==> flow/design.v <==
module ALU (
    input Clk,
    input Reset,
    input [7:0] operand_A, operand_B,
    input [3:0] Sel,
    output [7:0] Out,
    output [3:0] Flag);
    reg [7:0] Result;
    reg [3:0] FlagCpy;
    reg [7:0] nResult;
    reg [3:0] nFlag;
    reg [8:0] extendResult;
    reg [15:0] extendResult1;
    assign Out = Result;
    assign Flag = FlagCpy;
    always @(*)
    begin
        nResult = Result;
        nFlag = FlagCpy;
        extendResult = 9'd0;
        extendResult1 = 16'd0;
        case(Sel)
            4'h0:
                begin
                    extendResult = operand_A + operand_B;
                    if(extendResult >> 8 == 1)
                        nFlag = nFlag | 4'b0010;
                    else
                        nResult = extendResult[7:0];
                end
            4'h1:
                begin
                    if(operand_A < operand_B)
                        nFlag = nFlag | 4'b1000;
                    else
                        nResult = operand_A - operand_B;
                end
            4'h2:
                begin
                    extendResult1 = operand_A * operand_B;
                    if(extendResult1 >> 8 != 0)
                        nFlag = nFlag | 4'b0100;
                    else
                        nResult = operand_A * operand_B;
                    if(nResult == 0)
                        nFlag = nFlag | 4'b0001;
                end
            4'h3:
                begin
                    if(operand_A < operand_B)
                        nFlag = nFlag | 4'b1000;
                    else if(operand_B == 0)
                        nResult = 8'hFF;
                    else
                        nResult = operand_A / operand_B;
                    if(nResult == 0)
                        nFlag = nFlag | 4'b0001;
                end
            4'h4:
                begin
                extendResult1 = operand_A << operand_B;
                if(operand_B > 8 || (operand_A==1&&operand_B==8))
                    nFlag = nFlag | 4'b0010;
                else
                    begin
                    extendResult1 = operand_A << operand_B;
                    if(extendResult1 << 8 != 0)
                        nFlag = nFlag | 4'b0010;
                    else
                        nResult = operand_A << operand_B;
                    end
                if(nResult == 0)
                    nFlag = nFlag | 4'b0001;
                end
            4'h5:
                begin
                nResult = operand_A >> operand_B;
                if(nResult == 0)
                    nFlag = nFlag | 4'b0001;
                if(operand_B > 8 || (operand_B == 8 && operand_A==1) || (operand_B==7&&(operand_A == 2 || operand_A==3)) || operand_B==6&&(operand_A<=7&&operand_A>=4) || operand_B==5&&(operand_A<=15&&operand_A>=8) || operand_B==4&&(operand_A<=31&&operand_A>=16))
                    nFlag = nFlag | 4'b1000;
                end
            4'h6:
                begin
                nResult = operand_A & operand_B;
                if(nResult == 0)
                    nFlag = nFlag | 1;
                end
            4'h7:
                begin
                nResult = operand_A | operand_B;
                if(nResult == 0)
                    nFlag = nFlag | 1;
                end
            4'h8:
                begin
                nResult = operand_A ^ operand_B;
                if(nResult == 0)
                    nFlag = nFlag | 1;
                end
            4'h9:
                begin
                nResult = ~(operand_A ^ operand_B);
                if(nResult == 0)
                    nFlag = nFlag | 1;
                end
            4'hA:
                begin
                nResult = ~(operand_A & operand_B);
                if(nResult == 0)
                    nFlag = nFlag | 1;
                end
            4'hB:
                begin
                nResult = ~(operand_A | operand_B);
                if(nResult == 0)
                    nFlag = nFlag | 1;
                end
            default:
                nResult = 8'h00;
        endcase
    end
    always @(posedge Clk, posedge Reset)
    begin
        if(Reset) begin
            Result <= 8'h00;
            FlagCpy <= 4'b0000;
        end else begin
            Result <= nResult;
            FlagCpy <= nFlag;
        end
    end
endmodule
* Step by step through the tools: ALU
The steps from the RTL of ALU to its reports follow in flow order.
Lines are those of the file above, counted from 1.
Cell names lack the library's common part.
Not given: n/a
- Top module :: ALU
- Clock :: Clk
- Standard-cell library :: sky130hd
- Library corner :: tt_025C_1v80

* After elaboration
Source: Yosys, flattened and elaborated, memories not mapped. Widths are those after wreduce. Registers that Yosys merges into a memory's read port (data or address) are not register bits. Print and check cells do not count.
- Output and inout port bits :: 12
- Input bits :: 22
- Flip-flop bits (word level) :: 12
- $mul :: 2
- Bitwise logic cells :: 13
- $lt $le $gt $ge :: 8
- Mux-type cells :: 28
- Eq/ne operators :: 31
- Reduce/logical cells :: 36
- Divide/modulo/power cells :: 1
- Add/sub/neg operators :: 2
- Shift operators :: 3
** Operator list (number)
- multiplier 8 x 8 -> 16 bit :: 1
- parallel mux 8 bit (select 12 bit) :: 1
- logical NOT 8 bit :: 11
- 2-to-1 mux 8 bit :: 10
- nonzero test 32 bit :: 2
- divider 8 x 8 -> 8 bit :: 1
- multiplier 8 x 8 -> 8 bit :: 1
- parallel mux 4 bit (select 12 bit) :: 1
- == test 8 x 3 -> 1 bit (second input constant) :: 4
- inequality test 2 bit (second input constant) :: 12
- NOT 8 bit :: 3
- == test 4 x 3 -> 1 bit (second input constant) :: 4
- == test 4 bit (second input constant) :: 4
- == test 8 x 2 -> 1 bit (second input constant) :: 2
- << shifter 8 x 8 -> 16 bit :: 1
- AND reduction 8 bit :: 2
- nonzero test 11 bit :: 1
- AND reduction 10 bit :: 1
- 2-to-1 mux 1 bit :: 10
- adder 8 x 8 -> 9 bit :: 1
- AND reduction 9 bit :: 1
- logical AND 1 bit :: 8
- == test 4 x 2 -> 1 bit (second input constant) :: 2
- == test 8 x 1 -> 1 bit (second input constant) :: 1
- >= comparator 8 x 3 -> 1 bit (second input constant) :: 1
- <= comparator 8 x 3 -> 1 bit (second input constant) :: 1
- >= comparator 8 x 4 -> 1 bit (second input constant) :: 1
- > comparator 8 x 4 -> 1 bit (second input constant) :: 1
Not listed: further kinds 21, cells in them 35.

* Longest topological paths
Depth = most cells in a row (Yosys ltp): at word level without a register or memory, in the mapped netlist without a sequential cell, where the memories' decode and read muxes count.
- Depth after elaboration :: 9
- ABC_AREA :: 0
- Depth in mapped cells :: 55
- Depth with buffers taken out :: 51

* After synthesis
Yosys stat after the flow's synthesis: flattened, memories mapped to cells. It holds for the ABC_AREA given above (unset counts as 0); a run with the other value may have another netlist.
The area totals of this step are shown rounded.
- Cells in the netlist :: 881
- Synthesis area :: 6590 um2
- Flip-flop cells :: 12
- Sequential part of the area :: 300 um2
** Cells by type (number)
- ha_1 :: 100
- fa_1 :: 38
- nor2_1 :: 115
- inv_1 :: 81
- dfrtp_1 :: 12
- a21oi_1 :: 53
- nand2_1 :: 56
- nor3_1 :: 36
- o21ai_0 :: 35
- mux2i_1 :: 17
- xnor2_1 :: 16
- mux2_2 :: 12
- clkbuf_1 :: 34
- o21a_1 :: 15
- nand2b_1 :: 16
- a221o_1 :: 9
- xor2_1 :: 10
- a2111oi_4 :: 3
Not listed: further types 69, cells in them 223.

* Timing after synthesis
Path of least setup slack by OpenSTA after synthesis, without wires, with an ideal clock, recovery checks aside; 20% of the period is set as input and as output delay. Where synthesis merged equal registers, the netlist keeps one of their names.
- Kind :: input -> register
- Start point :: in operand_B[0]
- End point :: reg Result[0]
- Launch time at the first pin :: 2.700 ns
- Delay of the path :: 11.456 ns
- Stages on the path :: 51
- Setup slack :: -0.656 ns
- Period :: 13.5 ns
- Arrival time :: 14.030 ns
- Buffers on the path :: 5
- Data required time :: 13.374 ns
- Setup time :: 0.126 ns
- External input delay :: 2.700 ns
- Synthesis period reached :: 14.156 ns
"delay of the path" = arrival - input delay + setup time.
"stages on the path": output pins that drive a net of the path, with the launching flip-flop's if there is one; two outputs of one cell count as two.
"synthesis period reached" is the clock period less the worst setup slack; recovery checks do not enter. This is arithmetic on one report: input and output delays are still those of the set period (20% each).
- Cells stage by stage :: buf_6 > clkbuf_1 > buf_2 > inv_1 > ha_1 > and4_1 > nor2_1 > ha_1 > or4b_4 > a2111oi_4 > a221oi_2 > ha_1 > o21a_1 > o21a_1 > mux2i_1 > ha_1 > o21a_1 > o21a_1 > [15 not listed] > nor3_1 > a21o_1 > ha_1 > nor3_1 > a211oi_1 > and4_1 > a2111oi_0 > or2_2 > clkbuf_1 > mux2_2 > ha_1 > a21oi_1 > nand3_1 > o21ai_0 > a21oi_1 > a221oi_1 > nor2_1 > a221o_1
- Elaborated cells between the ends (all ways) :: 36
- Those cells by class :: 2 x add/sub; 2 x mul; 1 x div; 2 x compare; 3 x eq/ne; 3 x shift; 11 x mux; 6 x logic; 6 x reduce/logical
** RTL lines, path post-synthesis
- from (decl) :: line 4 : input [7:0] operand_A, operand_B,
- to (assign) :: line 126 : Result <= 8'h00;
- to (assign) :: line 129 : Result <= nResult;
- to (decl) :: line 8 : reg [7:0] Result;
Chain of elaborated cells between the ends: none given.

* Timing after layout
Path of least setup slack in the final report of run 1 (OpenROAD, finished layout, wires in). Where an end is a register, its clock arrival counts in the times.
- Kind :: input -> register
- Start point :: in operand_B[2]
- End point :: reg Result[0]
- External input delay :: 3.26 ns
- Launch time at the first pin :: 3.26 ns
- Data required time :: 16.41 ns
- Period :: 16.3 ns
- Arrival time :: 15.08 ns
- Setup slack :: 1.33 ns
- Buffers on the path :: 3
- Setup time :: 0.12 ns
- Stages on the path :: 49
- Cells stage by stage :: clkdlybuf4s50_1 > nor2_1 > nand2_1 > nor2_1 > a21oi_1 > nor2_1 > ha_1 > or4b_4 > a2111oi_4 > a221oi_2 > ha_1 > o21a_1 > o21a_1 > mux2i_1 > ha_1 > o21a_1 > o21a_1 > nor2_1 > [13 not listed] > o21ai_1 > o21ai_0 > ha_1 > o21ai_0 > a211oi_1 > and4_1 > a2111oi_0 > buf_4 > or2_2 > mux2_2 > ha_1 > a21oi_1 > nand3_1 > o21ai_0 > a21oi_1 > a221oi_1 > nor2_1 > a221o_1
- Elaborated cells between the ends (all ways) :: 28
- Those cells by class :: 1 x add/sub; 1 x mul; 1 x div; 2 x compare; 3 x eq/ne; 3 x shift; 11 x mux; 6 x reduce/logical
** RTL lines, path after layout
- from (decl) :: line 4 : input [7:0] operand_A, operand_B,
- to (assign) :: line 126 : Result <= 8'h00;
- to (assign) :: line 129 : Result <= nResult;
- to (decl) :: line 8 : reg [7:0] Result;
Chain of elaborated cells between the ends: none given.

Subject: ALU on sky130hd, stored results

Hello all,

Module ALU, platform sky130hd: 5 stored runs of the flow (Yosys, OpenROAD) with differing settings, in no particular order. Input and output delays are each 20% of the period that was set; the output load is 0.01 pF.
"reached clock period": clock period set for the run, less the worst setup slack. It is reckoned from that one timing run; input and output delays stay at 20% of the period that was set.
"worst setup path time" means the part of the period allowed to the worst setup path (the constraints hold back 20% at inputs and 20% at outputs) less its slack; where the path has registers, the arrival times of their clocks count too.
"total power after layout" is the tool's figure for a default switching activity; nothing was simulated.
Values from the reports are rounded here.

** Run 1
- Settings :: CORE_UTILIZATION=40; period_ns=16.3; CAP_MARGIN=20; CORE_MARGIN=2; SLEW_MARGIN=20
- Die size :: 17,500 um2
- Post-route utilization :: 45.0 %
- Yosys chip area after synthesis :: 6,590 um2
- Std-cell area (final layout) :: 7,200 um2
- Setup total negative slack :: 0.000 ns
- Worst setup path time :: 11.71 ns
- Worst path kind :: input -> register
- Total power after layout :: 502 µW
- Reached clock period :: 14.971 ns
- Setup slack of the worst path :: 1.33 ns
- Worst hold slack after layout :: 0.455 ns

** Run 2
- Settings :: ABC_AREA=0; CAP_MARGIN=15; CELL_PAD_IN_SITES_DETAIL_PLACEMENT=0; CORE_MARGIN=4; CORE_UTILIZATION=57; CTS_CLUSTER_SIZE=32; HOLD_SLACK_MARGIN=0.03; PLACE_DENSITY_LB_ADDON=0.27; SETUP_SLACK_MARGIN=2.38; SLEW_MARGIN=35; TNS_END_PERCENT=95; period_ns=15.9
- Die size :: 13,300 um2
- Post-route utilization :: 70.0 %
- Yosys chip area after synthesis :: 6,590 um2
- Std-cell area (final layout) :: 7,760 um2
- Setup total negative slack :: 0.000 ns
- Worst setup path time :: 10.16 ns
- Worst path kind :: input -> register
- Total power after layout :: 588 µW
- Reached clock period :: 13.336 ns
- Setup slack of the worst path :: 2.56 ns
- Worst hold slack after layout :: 0.463 ns

** Run 3
- Settings :: CELL_PAD_IN_SITES_GLOBAL_PLACEMENT=0; CORE_UTILIZATION=42; MIN_ROUTING_LAYER=met2; SLEW_MARGIN=40; period_ns=13.5; CAP_MARGIN=20; CORE_MARGIN=2
- Die size :: 16,700 um2
- Post-route utilization :: 50.1 %
- Yosys chip area after synthesis :: 6,590 um2
- Std-cell area (final layout) :: 7,640 um2
- Setup total negative slack :: 0.000 ns
- Worst setup path time :: 10.22 ns
- Worst path kind :: input -> register
- Total power after layout :: 678 µW
- Reached clock period :: 12.916 ns
- Setup slack of the worst path :: 0.584 ns
- Worst hold slack after layout :: 0.470 ns

** Run 4
- Settings :: CORE_UTILIZATION=40; period_ns=13.0; CAP_MARGIN=20; CORE_MARGIN=2; SLEW_MARGIN=20
- Die size :: 17,500 um2
- Post-route utilization :: 48.5 %
- Yosys chip area after synthesis :: 6,590 um2
- Std-cell area (final layout) :: 7,770 um2
- Setup total negative slack :: 0.000 ns
- Worst setup path time :: 9.84 ns
- Worst path kind :: input -> register
- Total power after layout :: 681 µW
- Reached clock period :: 12.436 ns
- Setup slack of the worst path :: 0.564 ns
- Worst hold slack after layout :: 0.456 ns

** Run 5
- Settings :: CAP_MARGIN=10; CELL_PAD_IN_SITES_GLOBAL_PLACEMENT=2; CORE_UTILIZATION=30; CTS_CLUSTER_SIZE=82; GPL_ROUTABILITY_DRIVEN=0; GPL_TIMING_DRIVEN=0; MAX_ROUTING_LAYER=met4; PLACE_DENSITY=0.65; SETUP_SLACK_MARGIN=4.75; TNS_END_PERCENT=20; period_ns=17.0; CORE_MARGIN=2; SLEW_MARGIN=20
- Die size :: 23,200 um2
- Post-route utilization :: 37.9 %
- Yosys chip area after synthesis :: 6,590 um2
- Std-cell area (final layout) :: 8,230 um2
- Setup total negative slack :: 0.000 ns
- Worst setup path time :: 10.29 ns
- Worst path kind :: input -> register
- Total power after layout :: 547 µW
- Reached clock period :: 13.688 ns
- Setup slack of the worst path :: 3.31 ns
- Worst hold slack after layout :: 0.467 ns

Thanks
